==> flow/design.v <==
module debounce(btn,clk,btn_pulse);
    parameter times=5000;
    input btn,clk;
    output reg btn_pulse;
    reg [12:0] N;		     
    always@(posedge clk) begin
        if (btn_pulse) begin
            if (btn==0&&N>0) begin
                N<=N-1;
            end
            else if(btn==0&&N==0) begin
                N<=0;
                btn_pulse<=0;
            end
            else begin
                N<=5000;
            end
        end
        else begin
            if (btn&&N<times) begin
                N<=N+1;
            end
            else if(btn&&N==times) begin
                N<=N;
                btn_pulse<=1;
            end
            else begin
                N<=0;
            end
        end
    end
endmodule
module rand_gen (clk,sw7,out);
    input clk,sw7;
    output reg [6:0] out;
    reg [31:0] state;
    always @(posedge clk) begin
        if (!sw7) begin
            state <= 0;
        end
        else begin
            state <= state * 32'h343fd + 32'h269EC3;
        end
        out <= (state >> 16) & 16'h7fff;
    end
endmodule
module segment (seg_data,seg_led);
    input [3:0] seg_data;
    output [7:0] seg_led;
    reg [7:0] seg_led_r;
    always @(*) begin
        case (seg_data)
            4'd0: seg_led_r = 8'h3f;
            4'd1: seg_led_r = 8'h06;
            4'd2: seg_led_r = 8'h5b;
            4'd3: seg_led_r = 8'h4f;
            4'd4: seg_led_r = 8'h66;
            4'd5: seg_led_r = 8'h6d;
            4'd6: seg_led_r = 8'h7d;
            4'd7: seg_led_r = 8'h07;
            4'd8: seg_led_r = 8'h7f;
            4'd9: seg_led_r = 8'h6f;
            default: seg_led_r = 8'h00;
        endcase
    end
    assign seg_led = seg_led_r;
endmodule
module countdown(clk,countdown_times,leave_times,sw7,game_state,countdown_state);
    input clk,sw7;
    input [1:0] game_state;
    input [4:0] countdown_times;
    output reg [4:0] leave_times;
    output reg [1:0] countdown_state;
    reg [19:0] second;           
    always @(posedge clk) begin
        if (!sw7) begin
            leave_times<=0;
            countdown_state<=0;
            second<=0;
        end
        else begin
            if (game_state==1) begin
                if (countdown_state==0) begin
                    leave_times<=countdown_times;
                    countdown_state<=1;
                end
                else begin
                    if (second==999999) begin
                        if (leave_times>1) begin
                            leave_times<=leave_times-1;
                            second<=0;
                        end
                        else begin
                            countdown_state<=2;
                            leave_times<=0;
                            second<=0;
                        end
                    end
                    else begin
                        second<=second+1;
                    end
                end
            end
            else if (game_state==2) begin
                if(countdown_state==2) begin
                    leave_times<=countdown_times;
                    countdown_state<=3;
                end
                else begin
                    if (second==999999) begin
                        if (leave_times>1) begin
                            leave_times<=leave_times-1;
                            second<=0;
                        end
                        else begin
                            countdown_state<=0;
                            leave_times<=0;
                            second<=0;
                        end
                    end
                    else begin
                        second<=second+1;
                    end
                end
            end
            else begin
                leave_times<=0;
                countdown_state<=0;
                second<=0;
            end
        end
    end
endmodule
module disp(clk,sw7,game_state,leave_times,seg_cat,seg_led,user_defined_cdtime);
    input clk;
    input sw7;
    input [4:0] leave_times;
    input [1:0] game_state;
    input [4:0] user_defined_cdtime;
    output reg [7:0] seg_cat;
    output [7:0] seg_led;
    reg [3:0] num [0:1];     
    always @(posedge clk) begin
        if (!sw7) begin
            num[0]<=15;
            num[1]<=15;
            seg_cat<=8'b11111111;
        end
        else begin
            if(game_state==0) begin
                if (seg_cat==8'b11111111) begin
                    seg_cat<=8'b11111110;
                end
                else begin
                    if (user_defined_cdtime>=30) begin
                        num[1]<=3;
                        num[0]<=0;
                    end
                    else if (user_defined_cdtime>=20) begin
                        num[1]<=2;
                        num[0]<=user_defined_cdtime-20;
                    end
                    else if (user_defined_cdtime>=10) begin
                        num[1]<=1;
                        num[0]<=user_defined_cdtime-10;
                    end
                    else begin
                        num[1]<=0;
                        num[0]<=user_defined_cdtime;
                    end
                    if (seg_cat==8'b11111110) begin
                        seg_cat<=8'b11111101;
                    end
                    else if(seg_cat==8'b11111101) begin
                        seg_cat<=8'b11111110;
                    end
                    else begin
                        seg_cat<=8'b11111111;
                    end
                end
            end
            else if (game_state==1||game_state==2) begin
                if (seg_cat==8'b11111111) begin
                    seg_cat<=8'b11111110;
                end
                else begin
                    if (leave_times-1>=20) begin
                        num[1]<=2;
                        num[0]<=leave_times-21;
                    end
                    else if (leave_times-1>=10) begin
                        num[1]<=1;
                        num[0]<=leave_times-11;
                    end
                    else begin
                        num[1]<=0;
                        num[0]<=leave_times-1;
                    end
                    if (seg_cat==8'b11111110) begin
                        seg_cat<=8'b11111101;
                    end
                    else if(seg_cat==8'b11111101) begin
                        seg_cat<=8'b11111110;
                    end
                    else begin
                        seg_cat<=8'b11111111;
                    end
                end
            end
            else begin
                num[0]<=15;
                num[1]<=15;
                seg_cat<=8'b11111111;
            end
        end
    end
    segment segment1(
                .seg_data(num[seg_cat[0]]),
                .seg_led(seg_led)
            );
endmodule
module music(clk,sw7,buzzer,success,music_state,game_state,leave_times);
    input clk,sw7,success;
    input [4:0] leave_times;
    input [1:0] game_state;
    output reg buzzer;
    output reg [1:0] music_state;
    reg [10:0] per;
    reg [6:0] cnt0;
    reg [16:0] time_cnt;
    reg [11:0] one_cnt;
    reg di;
    localparam
        A2 = 110,
        A2_ = 117,
        B2 = 123,
        C3 = 131,
        C3_ = 139,
        D3 = 147,
        D3_ = 156,
        E3 = 165,
        F3 = 175,
        F3_ = 185,
        G3 = 196,
        G3_ = 208,
        A3 = 220,
        A3_ = 233,
        B3 = 247,
        C4 = 262,
        C4_ = 277,
        D4 = 294,
        D4_ = 311,
        E4 = 330,
        F4 = 349,
        F4_ = 370,
        G4 = 392,
        G4_ = 415,
        A4 = 440,
        A4_ = 466,
        B4 = 494,
        C5 = 522,
        C5_ = 554,
        D5 = 587,
        D5_ = 622,
        E5 = 659,
        F5 = 698,
        F5_ = 740,
        G5 = 784,
        G5_ = 831,
        A5 = 880,
        A5_ = 932,
        B5 = 988,
        C6 = 1047;
    always @(posedge clk) begin
        if (!sw7) begin
            per<=0;
            cnt0<=0;
            time_cnt<=0;
            one_cnt<=0;
            music_state<=0;
            buzzer<=0;
            di<=0;
        end
        else
        if (game_state==2) begin
            if (di==1) begin
                if (one_cnt<958) begin
                    one_cnt<=one_cnt+1;
                end
                else begin
                    one_cnt<=0;
                    buzzer<=!buzzer;
                end
                if (per<=1023) begin
                    if (cnt0<121) begin
                        cnt0<=cnt0+1;
                    end
                    else begin
                        cnt0<=0;
                        per<=per+1;
                    end
                end
                else begin
                    buzzer<=0;
                    one_cnt<=0;
                    per<=0;
                    cnt0<=0;
                    di<=0;
                end
            end
            else begin
                if (one_cnt<15+leave_times*43) begin
                    if(per<999) begin
                        per<=per+1;
                    end
                    else begin
                        per<=0;
                        one_cnt<=one_cnt+1;
                    end
                end
                else begin
                    one_cnt<=0;
                    per<=0;
                    di<=1;
                end
            end
        end
        else if (game_state==3) begin
            if (music_state==0) begin
                music_state<=1;
                one_cnt<=0;
                time_cnt<=0;
                buzzer<=0;
                per<=0;
                cnt0<=0;
            end
            else begin
                if (success==1) begin
                    case (cnt0)
                        0:
                            per=G3;
                        1:
                            per=G3;
                        2:
                            per=G3;
                        3:
                            per=C4;
                        4:
                            per=C4;
                        5:
                            per=E4;
                        6:
                            per=E4;
                        7:
                            per=E4;
                        8:
                            per=G4;
                        9:
                            per=G4;
                        10:
                            per=G4;
                        11:
                            per=C5;
                        12:
                            per=C5;
                        13:
                            per=E5;
                        14:
                            per=E5;
                        15:
                            per=E5;
                        16:
                            per=G5;
                        17:
                            per=G5;
                        18:
                            per=G5;
                        19:
                            per=G5;
                        20:
                            per=G5;
                        21:
                            per=G5;
                        22:
                            per=G5;
                        23:
                            per=G5;
                        24:
                            per=E5;
                        25:
                            per=E5;
                        26:
                            per=E5;
                        27:
                            per=E5;
                        28:
                            per=E5;
                        29:
                            per=E5;
                        30:
                            per=E5;
                        31:
                            per=E5;
                        32:
                            per=G3_;
                        33:
                            per=G3_;
                        34:
                            per=G3_;
                        35:
                            per=C4;
                        36:
                            per=C4;
                        37:
                            per=D4_;
                        38:
                            per=D4_;
                        39:
                            per=D4_;
                        40:
                            per=G4_;
                        41:
                            per=G4_;
                        42:
                            per=G4_;
                        43:
                            per=C5;
                        44:
                            per=C5;
                        45:
                            per=D5_;
                        46:
                            per=D5_;
                        47:
                            per=D5_;
                        48:
                            per=A5_;
                        49:
                            per=A5_;
                        50:
                            per=A5_;
                        51:
                            per=A5_;
                        52:
                            per=A5_;
                        53:
                            per=A5_;
                        54:
                            per=A5_;
                        55:
                            per=A5_;
                        56:
                            per=D5_;
                        57:
                            per=D5_;
                        58:
                            per=D5_;
                        59:
                            per=D5_;
                        60:
                            per=D5_;
                        61:
                            per=D5_;
                        62:
                            per=D5_;
                        63:
                            per=D5_;
                        64:
                            per=A3_;
                        65:
                            per=A3_;
                        66:
                            per=A3_;
                        67:
                            per=D4;
                        68:
                            per=D4;
                        69:
                            per=F4;
                        70:
                            per=F4;
                        71:
                            per=F4;
                        72:
                            per=A4_;
                        73:
                            per=A4_;
                        74:
                            per=A4_;
                        75:
                            per=D5;
                        76:
                            per=D5;
                        77:
                            per=F5;
                        78:
                            per=F5;
                        79:
                            per=F5;
                        80:
                            per=A5_;
                        81:
                            per=A5_;
                        82:
                            per=A5_;
                        83:
                            per=A5_;
                        84:
                            per=A5_;
                        85:
                            per=A5_;
                        86:
                            per=A5_;
                        87:
                            per=A5_;
                        88:
                            per=A5_;
                        89:
                            per=A5_;
                        90:
                            per=A5_;
                        91:
                            per=A5_;
                        92:
                            per=A5_;
                        93:
                            per=A5_;
                        94:
                            per=A5_;
                        95:
                            per=A5_;
                        96:
                            per=C6;
                        97:
                            per=C6;
                        98:
                            per=C6;
                        99:
                            per=C6;
                        100:
                            per=C6;
                        101:
                            per=C6;
                        102:
                            per=C6;
                        103:
                            per=C6;
                        104:
                            per=C6;
                        105:
                            per=C6;
                        106:
                            per=C6;
                        107:
                            per=C6;
                        108:
                            per=C6;
                        109:
                            per=C6;
                        110:
                            per=C6;
                        111:
                            per=C6;
                        default: begin
                            music_state<=2;
                        end
                    endcase
                end
                else begin
                    case (cnt0)
                        0:
                            per=C5;
                        1:
                            per=C5;
                        2:
                            per=C5;
                        3:
                            per=C5;
                        4:
                            per=C5;
                        5:
                            per=G4;
                        6:
                            per=G4;
                        7:
                            per=G4;
                        8:
                            per=G4;
                        9:
                            per=G4;
                        10:
                            per=E4;
                        11:
                            per=E4;
                        12:
                            per=E4;
                        13:
                            per=E4;
                        14:
                            per=A4;
                        15:
                            per=A4;
                        16:
                            per=B4;
                        17:
                            per=B4;
                        18:
                            per=A4;
                        19:
                            per=A4;
                        20:
                            per=G4_;
                        21:
                            per=G4_;
                        22:
                            per=A4_;
                        23:
                            per=A4_;
                        24:
                            per=G4_;
                        25:
                            per=G4_;
                        26:
                            per=E4;
                        27:
                            per=E4;
                        28:
                            per=D4;
                        29:
                            per=D4;
                        30:
                            per=E4;
                        31:
                            per=E4;
                        32:
                            per=E4;
                        33:
                            per=E4;
                        34:
                            per=E4;
                        35:
                            per=E4;
                        36:
                            per=E4;
                        37:
                            per=E4;
                        default: begin
                            music_state<=2;
                        end
                    endcase
                end
                if (time_cnt<=120000-success*60000-1) begin
                    time_cnt<=time_cnt+1;
                    if(one_cnt*per<=500000) begin
                        one_cnt<=one_cnt+1;
                    end
                    else begin
                        one_cnt<=0;
                        buzzer<=!buzzer;
                    end
                end
                else begin
                    buzzer<=0;
                    time_cnt<=0;
                    cnt0<=cnt0+1;
                    one_cnt<=0;
                end
            end
        end
        else begin
            music_state<=0;
            buzzer<=0;
            per<=0;
            cnt0<=0;
            time_cnt<=0;
            one_cnt<=0;
        end
    end
endmodule
module cartoon (sw7,game_state,clk,green,red,row,leave_times,success);
    input [1:0] game_state;
    input success;
    input clk,sw7;
    input [4:0] leave_times;
    output [7:0] green,red;
    output reg [7:0] row;
    reg [7:0] red_cartoon [7:0];     
    reg [7:0] green_cartoon [7:0];   
    wire [7:0] scan [7:0];           
    reg [2:0] cnt;                   
    reg [20:0] times;                
    assign scan[0]=8'b11111110;
    assign scan[1]=8'b11111101;
    assign scan[2]=8'b11111011;
    assign scan[3]=8'b11110111;
    assign scan[4]=8'b11101111;
    assign scan[5]=8'b11011111;
    assign scan[6]=8'b10111111;
    assign scan[7]=8'b01111111;
    always @(posedge clk) begin
        if (!sw7) begin
            cnt<=0;
            row<=scan[0];
        end
        else begin
            cnt<=cnt+3'd1;
            row<=scan[cnt+3'd1];
        end
    end
    always @(posedge clk) begin
        if (!sw7) begin
            times<=0;
            red_cartoon[0]<=8'b00000000;
            red_cartoon[1]<=8'b00000000;
            red_cartoon[2]<=8'b00000000;
            red_cartoon[3]<=8'b00000000;
            red_cartoon[4]<=8'b00000000;
            red_cartoon[5]<=8'b00000000;
            red_cartoon[6]<=8'b00000000;
            red_cartoon[7]<=8'b00000000;
            green_cartoon[0]<=8'b00000000;
            green_cartoon[1]<=8'b00000000;
            green_cartoon[2]<=8'b00000000;
            green_cartoon[3]<=8'b00000000;
            green_cartoon[4]<=8'b00000000;
            green_cartoon[5]<=8'b00000000;
            green_cartoon[6]<=8'b00000000;
            green_cartoon[7]<=8'b00000000;
        end
        else begin 
            if (game_state==0) begin
                red_cartoon[0]<=8'b00011000;
                red_cartoon[1]<=8'b00011000;
                red_cartoon[2]<=8'b00011000;
                red_cartoon[3]<=8'b00011000;
                red_cartoon[4]<=8'b00011000;
                red_cartoon[5]<=8'b00100100;
                red_cartoon[6]<=8'b00100100;
                red_cartoon[7]<=8'b00011000;
                green_cartoon[0]<=8'b00011000;
                green_cartoon[1]<=8'b00011000;
                green_cartoon[2]<=8'b00011000;
                green_cartoon[3]<=8'b00011000;
                green_cartoon[4]<=8'b00000000;
                green_cartoon[5]<=8'b00000000;
                green_cartoon[6]<=8'b00000000;
                green_cartoon[7]<=8'b00000000;
            end
            else if (game_state==1) begin
                red_cartoon[0]<=8'b00011000;
                red_cartoon[1]<=8'b00011000;
                red_cartoon[2]<=8'b00011000;
                red_cartoon[3]<=8'b00011000;
                red_cartoon[4]<=8'b00011000;
                red_cartoon[5]<=8'b00100100;
                red_cartoon[6]<=8'b00100100;
                red_cartoon[7]<=8'b00011000;
                green_cartoon[0]<=8'b00011000;
                green_cartoon[1]<=8'b00011000;
                green_cartoon[2]<=8'b00011000;
                green_cartoon[3]<=8'b00011000;
                green_cartoon[4]<=8'b00000000;
                green_cartoon[5]<=8'b00000000;
                green_cartoon[6]<=8'b00000000;
                green_cartoon[7]<=8'b00000000;
            end
            else if (game_state==2) begin
                if (leave_times-1>=15) begin
                    red_cartoon[0]<=8'b00011000;
                    red_cartoon[1]<=8'b00011000;
                    red_cartoon[2]<=8'b00011000;
                    red_cartoon[3]<=8'b00011000;
                    red_cartoon[4]<=8'b00011000;
                    red_cartoon[5]<=8'b00100100;
                    red_cartoon[6]<=8'b00100100;
                    red_cartoon[7]<=8'b00011000;
                    green_cartoon[0]<=8'b00011000;
                    green_cartoon[1]<=8'b00011000;
                    green_cartoon[2]<=8'b00011000;
                    green_cartoon[3]<=8'b00011000;
                    green_cartoon[4]<=8'b00000000;
                    green_cartoon[5]<=8'b00000000;
                    green_cartoon[6]<=8'b00000000;
                    green_cartoon[7]<=8'b00000000;
                end
                else if (leave_times-1>=10) begin
                    red_cartoon[0]<=8'b00000000;
                    green_cartoon[0]<=8'b00000000;
                end
                else if(leave_times-1>=5) begin
                    red_cartoon[1]<=8'b00000000;
                    green_cartoon[1]<=8'b00000000;
                end
                else if (leave_times-1>0) begin
                    red_cartoon[2]<=8'b00000000;
                    green_cartoon[2]<=8'b00000000;
                end
                else begin
                    red_cartoon[3]<=8'b00000000;
                    green_cartoon[3]<=8'b00000000;
                end
                times<=0;
            end
            else if(game_state==3) begin
                green_cartoon[0]<=8'b00000000;
                green_cartoon[1]<=8'b00000000;
                green_cartoon[2]<=8'b00000000;
                green_cartoon[3]<=8'b00000000;
                green_cartoon[4]<=8'b00000000;
                green_cartoon[5]<=8'b00000000;
                green_cartoon[6]<=8'b00000000;
                green_cartoon[7]<=8'b00000000;
                if (success==1) begin
                    times<=times+1;
                    if (times<=100000) begin
                        red_cartoon[0]<=8'b00000000;
                        red_cartoon[1]<=8'b01100110;
                        red_cartoon[2]<=8'b00000000;
                        red_cartoon[3]<=8'b00000000;
                        red_cartoon[4]<=8'b00000000;
                        red_cartoon[5]<=8'b00000000;
                        red_cartoon[6]<=8'b00000000;
                        red_cartoon[7]<=8'b00000000;
                    end
                    else if(times<=200000) begin
                        red_cartoon[2]<=8'b11111111;
                    end
                    else if(times<=300000) begin
                        red_cartoon[3]<=8'b11111111;
                    end
                    else if(times<=400000) begin
                        red_cartoon[1]<=8'b00000000;
                        red_cartoon[4]<=8'b11111111;
                    end
                    else if (times<=500000) begin
                        red_cartoon[2]<=8'b00000000;
                        red_cartoon[5]<=8'b01111110;
                    end
                    else if(times<=600000) begin
                        red_cartoon[3]<=8'b00000000;
                        red_cartoon[6]<=8'b00111100;
                    end
                    else if(times<=700000) begin
                        red_cartoon[4]<=8'b00000000;
                        red_cartoon[7]<=8'b00011000;
                    end
                    else if (times<=800000) begin
                        red_cartoon[5]<=8'b00000000;
                    end
                    else if(times<=900000) begin
                        red_cartoon[6]<=8'b00000000;
                    end
                    else if(times<=1000000) begin
                        red_cartoon[7]<=8'b00000000;
                    end
                    else if(times<=1250000) begin
                        red_cartoon[0]<=8'b00000000;
                        red_cartoon[1]<=8'b01100110;
                        red_cartoon[2]<=8'b11111111;
                        red_cartoon[3]<=8'b11111111;
                        red_cartoon[4]<=8'b11111111;
                        red_cartoon[5]<=8'b01111110;
                        red_cartoon[6]<=8'b00111100;
                        red_cartoon[7]<=8'b00011000;
                    end
                    else if(times<=1500000) begin
                        red_cartoon[0]<=8'b00000000;
                        red_cartoon[1]<=8'b00000000;
                        red_cartoon[2]<=8'b00000000;
                        red_cartoon[3]<=8'b00000000;
                        red_cartoon[4]<=8'b00000000;
                        red_cartoon[5]<=8'b00000000;
                        red_cartoon[6]<=8'b00000000;
                        red_cartoon[7]<=8'b00000000;
                    end
                    else if(times<=1750000) begin
                        red_cartoon[0]<=8'b00000000;
                        red_cartoon[1]<=8'b01100110;
                        red_cartoon[2]<=8'b11111111;
                        red_cartoon[3]<=8'b11111111;
                        red_cartoon[4]<=8'b11111111;
                        red_cartoon[5]<=8'b01111110;
                        red_cartoon[6]<=8'b00111100;
                        red_cartoon[7]<=8'b00011000;
                    end
                    else if(times<=2000000) begin
                        red_cartoon[0]<=8'b00000000;
                        red_cartoon[1]<=8'b00000000;
                        red_cartoon[2]<=8'b00000000;
                        red_cartoon[3]<=8'b00000000;
                        red_cartoon[4]<=8'b00000000;
                        red_cartoon[5]<=8'b00000000;
                        red_cartoon[6]<=8'b00000000;
                        red_cartoon[7]<=8'b00000000;
                    end
                    else begin
                        times<=0;
                    end
                end
                else begin
                    if (times<=500000) begin
                        times<=times+1;
                        red_cartoon[0]<=8'b00000000;
                        red_cartoon[1]<=8'b01000000;
                        red_cartoon[2]<=8'b11110111;
                        red_cartoon[3]<=8'b01010101;
                        red_cartoon[4]<=8'b01010101;
                        red_cartoon[5]<=8'b01010101;
                        red_cartoon[6]<=8'b01010111;
                        red_cartoon[7]<=8'b00000000;
                    end
                    else if(times<=1000000) begin
                        times<=times+1;
                        red_cartoon[0]<=8'b00000000;
                        red_cartoon[1]<=8'b11000100;
                        red_cartoon[2]<=8'b00000100;
                        red_cartoon[3]<=8'b11011111;
                        red_cartoon[4]<=8'b00010101;
                        red_cartoon[5]<=8'b00011111;
                        red_cartoon[6]<=8'b01010101;
                        red_cartoon[7]<=8'b10011111;
                    end
                    else begin
                        times<=0;
                    end
                end
            end
        end
    end
    assign red=red_cartoon[cnt];
    assign green=green_cartoon[cnt];
endmodule
module boom_pro(sw7,start,clk,led,seg,sw_input,row,seg_cat,btn6,buzzer,green,red);
    input sw7,start,clk,btn6;        
    input [6:0] sw_input;            
    output buzzer;                   
    output [7:0] row,red,green;      
    output [7:0] seg_cat;            
    output [7:0] seg;                
    output reg [6:0] led;            
    reg [1:0] ps_input_times;        
    reg success;                     
    reg [6:0] password;              
    reg [1:0] game_state;            
    reg [4:0] countdown_times;       
    reg [4:0] user_defined_cdtime;   
    reg btn6_before;                 
    wire [4:0] leave_times;          
    wire [1:0] music_state;          
    wire [1:0] countdown_state;      
    wire [6:0] changing_pw;          
    wire btn6_pulse;                 
    wire start_pulse;                
    always @(posedge clk) begin
        if (!sw7) begin
            btn6_before<=0;
            user_defined_cdtime<=0;
            ps_input_times<=0;
            led<=0;
            success<=0;
            game_state<=0;
            password<=0;
            countdown_times<=0;
            user_defined_cdtime<=0;
        end
        else begin
            if (game_state==0) begin
                if (start_pulse) begin
                    success<=0;
                    btn6_before<=0;
                    game_state<=1;
                    countdown_times<=5;
                    password<=changing_pw;
                end
                if (sw_input[6]==1) begin
                    if (sw_input[4:0]>30) begin
                        user_defined_cdtime<=30;
                    end
                    else begin
                        user_defined_cdtime<=sw_input[4:0];
                    end
                end
                else begin
                    user_defined_cdtime<=20;
                end
            end
            else if (game_state==1) begin
                led<=password;
                if (countdown_state==2&&leave_times==0) begin
                    countdown_times<=user_defined_cdtime;
                    game_state<=2;
                    led<=0;
                end
            end
            else if (game_state==2) begin
                led<=sw_input;
                if (ps_input_times<2) begin
                    if (btn6_pulse==1&&btn6_before==0) begin
                        if (sw_input==password) begin
                            game_state<=3;
                            success<=1;
                            led<=0;
                        end
                        else begin
                            ps_input_times<=ps_input_times+1;
                        end
                    end
                    if (countdown_state==0&&leave_times==0) begin
                        game_state<=3;
                        success<=0;
                        led<=0;
                    end
                end
                else begin
                    game_state<=3;
                    success<=0;
                    led<=0;
                end
                btn6_before<=btn6_pulse;
            end
            else if (game_state==3) begin
                if (music_state==2) begin
                    game_state<=0;
                    success<=0;
                    password<=0;
                    countdown_times<=0;
                    ps_input_times<=0;
                end
            end
        end
    end
    debounce debounce1(
                 .btn(start),
                 .clk(clk),
                 .btn_pulse(start_pulse));
    debounce debounce2(
                 .btn(btn6),
                 .clk(clk),
                 .btn_pulse(btn6_pulse));
    rand_gen rand1(
             .clk(clk),
             .sw7(sw7),
             .out(changing_pw));
    disp disp1(
             .clk(clk),
             .sw7(sw7),
             .leave_times(leave_times),
             .user_defined_cdtime(user_defined_cdtime),
             .game_state (game_state),
             .seg_cat(seg_cat),
             .seg_led(seg));
    countdown countdown1(
                  .clk(clk),
                  .sw7(sw7),
                  .game_state(game_state),
                  .countdown_times(countdown_times),
                  .leave_times(leave_times),
                  .countdown_state(countdown_state));
    music music1(
              .clk(clk),
              .sw7(sw7),
              .success(success),
              .game_state(game_state),
              .leave_times(leave_times),
              .buzzer(buzzer),
              .music_state(music_state));
    cartoon cartoon1(
                .game_state(game_state),
                .success(success),
                .clk(clk),
                .sw7(sw7),
                .leave_times(leave_times),
                .green(green),
                .red(red),
                .row(row)
            );
endmodule
Step by step through the tools: boom_pro --
The steps from the RTL of boom_pro to its reports follow in flow order. Lines are those of the file above, counted from 1. Operators: Yosys type, input widths -> output width; for muxes data width and select width s. Cell names lack the library's common part. Not given: n/a
Set-up: top boom_pro, clock port clk, cell library sky130hd, library corner tt_025C_1v80

Word-level counts --
Yosys after proc, flatten, opt, wreduce and memory -nomap, before mapping. Print and check cells are not counted. Equal cells are merged and count once. Yosys's memory passes give these memory sizes; they may raise the number of words (mostly to a power of two), join words into wider ones and drop unused or constant bits.
Bit counts: register bits after elaboration 327, latch bits 0, RAM bits 0, ROM bits 112, clocked read ports x word width 0, memories kept 1, word-level cells 858
Cells by class: $add $sub $neg 21, multipliers 4, divide/modulo/power cells 0, magnitude comparators 36, equal/unequal tests 261, shift-type cells 0, muxes and demuxes 364, bitwise logic cells 8, reductions and logical operators 108
Memories:
- (name not given) | depth 16, bits a word 7, read ports 1, wr ports 0, RTL line 52 | case (seg_data)
Operators with widths (number):
- $mux 8 | 158
- $mul 32x18->32 const B | 1
- $mux 21 | 19
- $eq 7x7->1 const B | 48
- $mul 12x11->23 | 1
- $eq 7x6->1 const B | 32
- $pmux 11 s19 | 1
- $mux 5 | 35
- $ne 6x2->1 const B | 24
- $mux 11 | 13
- $mux 7 | 20
- $mux 13 | 10
- $pmux 8 s8 | 2
- $ne 8x2->1 const B | 15
- $mux 12 | 10
- $reduce_or 112->1 | 1
- $ne 7x2->1 const B | 16
- $eq 7x5->1 const B | 16
- $le 21x20->1 const B | 5
- $reduce_and 13->1 | 8
- $mux 20 | 5
- $reduce_and 11->1 | 8
- $pmux 11 s8 | 1
- $le 21x21->1 const B | 4
- $ne 5x2->1 const B | 16
- $ge 32x4->1 const B | 2
- $mux 4 | 16
- $le 21x19->1 const B | 3
Other operator kinds: 99; their cells: 312.

Longest topological paths --
Longest topological path by Yosys (ltp), each cell counted once; first at word level (registers and memories cut), then after technology mapping (sequential cells cut; the memories' decode and read muxes count).
Logic depth: depth in word-level cells 20, ABC_AREA 0, depth in mapped cells 35, mapped depth without buffers 29

Mapped cells and area --
Yosys stat after the flow's synthesis: flattened, memories mapped to cells. It holds for the ABC_AREA given above (unset counts as 0); a run with the other value may have another netlist.
Cell types:
- dfxtp_1 | number 224, area in all 4.48E+03 um^2
- fa_1 | number 203, area in all 4.06E+03 um^2
- ha_1 | number 234, area in all 2.93E+03 um^2
- nand2_1 | number 285, area in all 1.07E+03 um^2
- inv_1 | number 268, area in all 1.01E+03 um^2
- a21oi_1 | number 183, area in all 915.878 um^2
- nor2_1 | number 228, area in all 855.821 um^2
- edfxtp_1 | number 26, area in all 780.749 um^2
- o21ai_0 | number 132, area in all 660.634 um^2
- xnor2_1 | number 63, area in all 551.779 um^2
- nand3_1 | number 108, area in all 540.518 um^2
- and2_1 | number 86, area in all 538.016 um^2
- xor2_1 | number 61, area in all 534.262 um^2
- clkbuf_1 | number 130, area in all 487.968 um^2
- nor3_1 | number 82, area in all 410.394 um^2
- and3_1 | number 42, area in all 262.752 um^2
- mux2i_1 | number 25, area in all 250.24 um^2
- a211oi_1 | number 31, area in all 232.723 um^2
Not listed: further types 87, cells in them 615.
Synthesis totals: standard cells after synthesis 3026, chip area (Yosys) 25285.5 um^2, mapped flip-flops 250, buffer cells 179
The figures by module come from a second, unflattened synthesis with its own total; it is not the netlist above.
Second synthesis, totals: cells (unflattened synthesis) 3332, area total of the unflattened synthesis 27747.9 um^2
Rows give one instance, submodules left out.
Modules:
- music | times used 1, cells 1197, area 9547.9 um^2
- rand_gen | times used 1, cells 600, area 5801.8 um^2
- cartoon | times used 1, cells 729, area 5507.8 um^2
- debounce | times used 2, cells 126, area 1214.9 um^2
- boom_pro | times used 1, cells 178, area 1507.7 um^2
- countdown | times used 1, cells 169, area 1495.2 um^2
- disp | times used 1, cells 177, area 1227.4 um^2
- segment | times used 1, cells 30, area 230.2 um^2

Path before layout --
Path of least setup slack by OpenSTA after synthesis, without wires, with an ideal clock, recovery checks aside; 20% of the period is set as input and as output delay. Where synthesis merged equal registers, the netlist keeps one of their names.
Path post-synthesis: path type reg-to-reg, start register music1.cnt0[0], end register music1.one_cnt[10], period 20.0 ns, arrival 7.941 ns, data required time 19.868 ns, path slack 11.927 ns, path delay 8.073 ns, stages 32, path buffers 4, period reached after synthesis 8.073 ns
"path delay" = arrival - input delay + setup time. "stages": output pins that drive a net of the path, with the launching flip-flop's if there is one; two outputs of one cell count as two. "period reached after synthesis" is the clock period less the worst setup slack; recovery checks do not enter. This is arithmetic on one report: input and output delays are still those of the set period (20% each). The rows between start and end are the longest chain of elaborated cells between them; the timing report does not say that the signal goes this way. Where chains are equally long, one stands for them. Each line given opens the expression or statement behind the cell; cells for indexed reads and writes are added by Yosys, which also makes memories of some case tables. A register here has more assigning lines than the two given.
Between the ends, post-synthesis: path through dfxtp_1 > inv_1 > ha_1 > or4_1 > o211a_1 > or4_4 > and4b_1 > and2_1 > buf_4 > mux2i_1 > a21oi_1 > buf_2 > and2_1 > fa_1 > fa_1 > fa_1 > fa_1 > inv_1 > fa_1 > inv_1 > ha_1 > clkbuf_1 > o21ai_0 > o21ai_0 > nor4b_1 > o211ai_1 > a2111oi_0 > and3_1 > o2111ai_2 > a31oi_4 > buf_6 > nor3_1, cells in the longest elaborated chain 15
Ends and longest elaborated chain, post-synthesis:
- start, declared | RTL line 229 | reg [6:0] cnt0;
- start, assigned | RTL line 296 | cnt0<=cnt0+1;
- start, assigned | RTL line 665 | cnt0<=cnt0+1;
- $eq 7x4->1 | RTL line 570 | case (cnt0)
- $reduce_or 14->1
- $pmux 11 s8 | RTL line 570
- $mux 11 | RTL line 338 | if (success==1) begin
- $mux 11 | RTL line 329 | if (music_state==0) begin
- $mux 11 | RTL line 328 | else if (game_state==3) begin
- $mux 11 | RTL line 285 | if (game_state==2) begin
- $mux 11 | RTL line 275 | if (!sw7) begin
- $mul 12x11->23 | RTL line 654 | if(one_cnt*per<=500000) begin
- $le 32x19->1 | RTL line 654
- $mux 12 | RTL line 654
- $mux 12 | RTL line 652 | if (time_cnt<=120000-success*60000-1) begin
- $mux 12 | RTL line 329
- $mux 12 | RTL line 328
- $mux 12 | RTL line 285
- end, assigned | RTL line 288 | one_cnt<=one_cnt+1;
- end, assigned | RTL line 318 | one_cnt<=one_cnt+1;
- end, declared | RTL line 231 | reg [11:0] one_cnt;

Worst path after layout --
From the final timing report of run 2: the path of least setup slack in the routed layout; clock arrival at registers is part of the times.
Path after layout: path type reg-to-reg, start register music1.cnt0[0], end register music1.one_cnt[5], period 7.33 ns, arrival 8.35 ns, data required time 7.75 ns, path slack -0.60 ns, stages 30, path buffers 4
The rows between start and end are the longest chain of elaborated cells between them; the timing report does not say that the signal goes this way. Where chains are equally long, one stands for them. A register here has more assigning lines than the two given.
Between the ends, after layout: path through dfxtp_4 > inv_6 > ha_4 > or4_1 > o211a_1 > or4_4 > and4b_2 > and2_4 > buf_6 > mux2i_1 > a21oi_2 > buf_6 > and2_1 > fa_1 > fa_1 > fa_1 > fa_1 > fa_1 > ha_4 > and3_1 > a221o_1 > a21oi_2 > xor2_1 > buf_4 > a211o_1 > o21ai_2 > o2111ai_4 > a31oi_4 > clkbuf_16 > nor3_1, cells in the longest elaborated chain 15
Ends and longest elaborated chain, after layout:
- start, declared | RTL line 229 | reg [6:0] cnt0;
- start, assigned | RTL line 296 | cnt0<=cnt0+1;
- start, assigned | RTL line 665 | cnt0<=cnt0+1;
- $eq 7x4->1 | RTL line 570 | case (cnt0)
- $reduce_or 14->1
- $pmux 11 s8 | RTL line 570
- $mux 11 | RTL line 338 | if (success==1) begin
- $mux 11 | RTL line 329 | if (music_state==0) begin
- $mux 11 | RTL line 328 | else if (game_state==3) begin
- $mux 11 | RTL line 285 | if (game_state==2) begin
- $mux 11 | RTL line 275 | if (!sw7) begin
- $mul 12x11->23 | RTL line 654 | if(one_cnt*per<=500000) begin
- $le 32x19->1 | RTL line 654
- $mux 12 | RTL line 654
- $mux 12 | RTL line 652 | if (time_cnt<=120000-success*60000-1) begin
- $mux 12 | RTL line 329
- $mux 12 | RTL line 328
- $mux 12 | RTL line 285
- end, assigned | RTL line 288 | one_cnt<=one_cnt+1;
- end, assigned | RTL line 318 | one_cnt<=one_cnt+1;
- end, declared | RTL line 231 | reg [11:0] one_cnt;

Memo
Re: implementation data of boom_pro

Measured data: module boom_pro, platform sky130hd, 5 stored runs of the flow under differing settings, order arbitrary. Input and output delays are each 20% of the period that was set; the output load is 0.01 pF.
"achieved period" = clock period - worst setup slack. The figure is calculated, with input and output delays left at 20% of the set period.
"critical path time" means the part of the period allowed to the worst setup path (the constraints hold back 20% at inputs and 20% at outputs) less its slack; where the path has registers, the arrival times of their clocks count too.

* Run 1 | settings: ABC_AREA 0; CAP_MARGIN 30; CELL_PAD_IN_SITES_DETAIL_PLACEMENT 2; CTS_CLUSTER_DIAMETER 214; GPL_ROUTABILITY_DRIVEN 0; GPL_TIMING_DRIVEN 0; HOLD_SLACK_MARGIN 0.19; MIN_ROUTING_LAYER met2; PLACE_DENSITY_LB_ADDON 0.3; SETUP_SLACK_MARGIN 4.15; SLEW_MARGIN 35; TNS_END_PERCENT 15; period_ns 20.0; CORE_MARGIN 2; CORE_UTILIZATION 40 | stopped before the end: routing reported GRT-0116
* Run 2 | settings: CELL_PAD_IN_SITES_DETAIL_PLACEMENT 0; CELL_PAD_IN_SITES_GLOBAL_PLACEMENT 1; CORE_MARGIN 3; CORE_UTILIZATION 15; CTS_CLUSTER_DIAMETER 219; GPL_ROUTABILITY_DRIVEN 1; PLACE_DENSITY_LB_ADDON 0.22; SLEW_MARGIN 15; TNS_END_PERCENT 60; period_ns 7.33; CAP_MARGIN 20 | results: worst slack on setup checks -0.600 ns; final setup TNS -7.492 ns; lowest hold slack 0.373 ns; utilization 18.8%; critical path time 7.93 ns; worst setup path kind reg-to-reg; Yosys chip area after synthesis 25285.5 um^2; achieved period 7.930 ns; area of the die 173531.0 um^2; standard-cell area of the final layout 31534.0 um^2
* Run 3 | settings: ABC_AREA 1; CAP_MARGIN 30; CELL_PAD_IN_SITES_DETAIL_PLACEMENT 2; CTS_CLUSTER_DIAMETER 214; HOLD_SLACK_MARGIN 0.19; MIN_ROUTING_LAYER met2; PLACE_DENSITY_LB_ADDON 0.3; SETUP_SLACK_MARGIN 4.15; TNS_END_PERCENT 15; period_ns 20.0; CORE_MARGIN 2; CORE_UTILIZATION 40; SLEW_MARGIN 20 | stopped before the end: routing reported GRT-0116
* Run 4 | settings: ABC_AREA 0; CELL_PAD_IN_SITES_GLOBAL_PLACEMENT 3; CORE_ASPECT_RATIO 1.48; CORE_UTILIZATION 59; CTS_CLUSTER_DIAMETER 55; CTS_CLUSTER_SIZE 20; GPL_TIMING_DRIVEN 1; MAX_ROUTING_LAYER met5; MIN_ROUTING_LAYER met1; SLEW_MARGIN 20; TNS_END_PERCENT 100; period_ns 7.94; CAP_MARGIN 20; CORE_MARGIN 2 | stopped before the end: placement reported GPL-0301
* Run 5 | settings: ABC_AREA 1; CAP_MARGIN 30; CELL_PAD_IN_SITES_DETAIL_PLACEMENT 2; CTS_CLUSTER_DIAMETER 214; MIN_ROUTING_LAYER met2; PLACE_DENSITY_LB_ADDON 0.3; TNS_END_PERCENT 85; period_ns 20.0; CORE_MARGIN 2; CORE_UTILIZATION 40; SLEW_MARGIN 20 | stopped before the end: routing reported GRT-0116
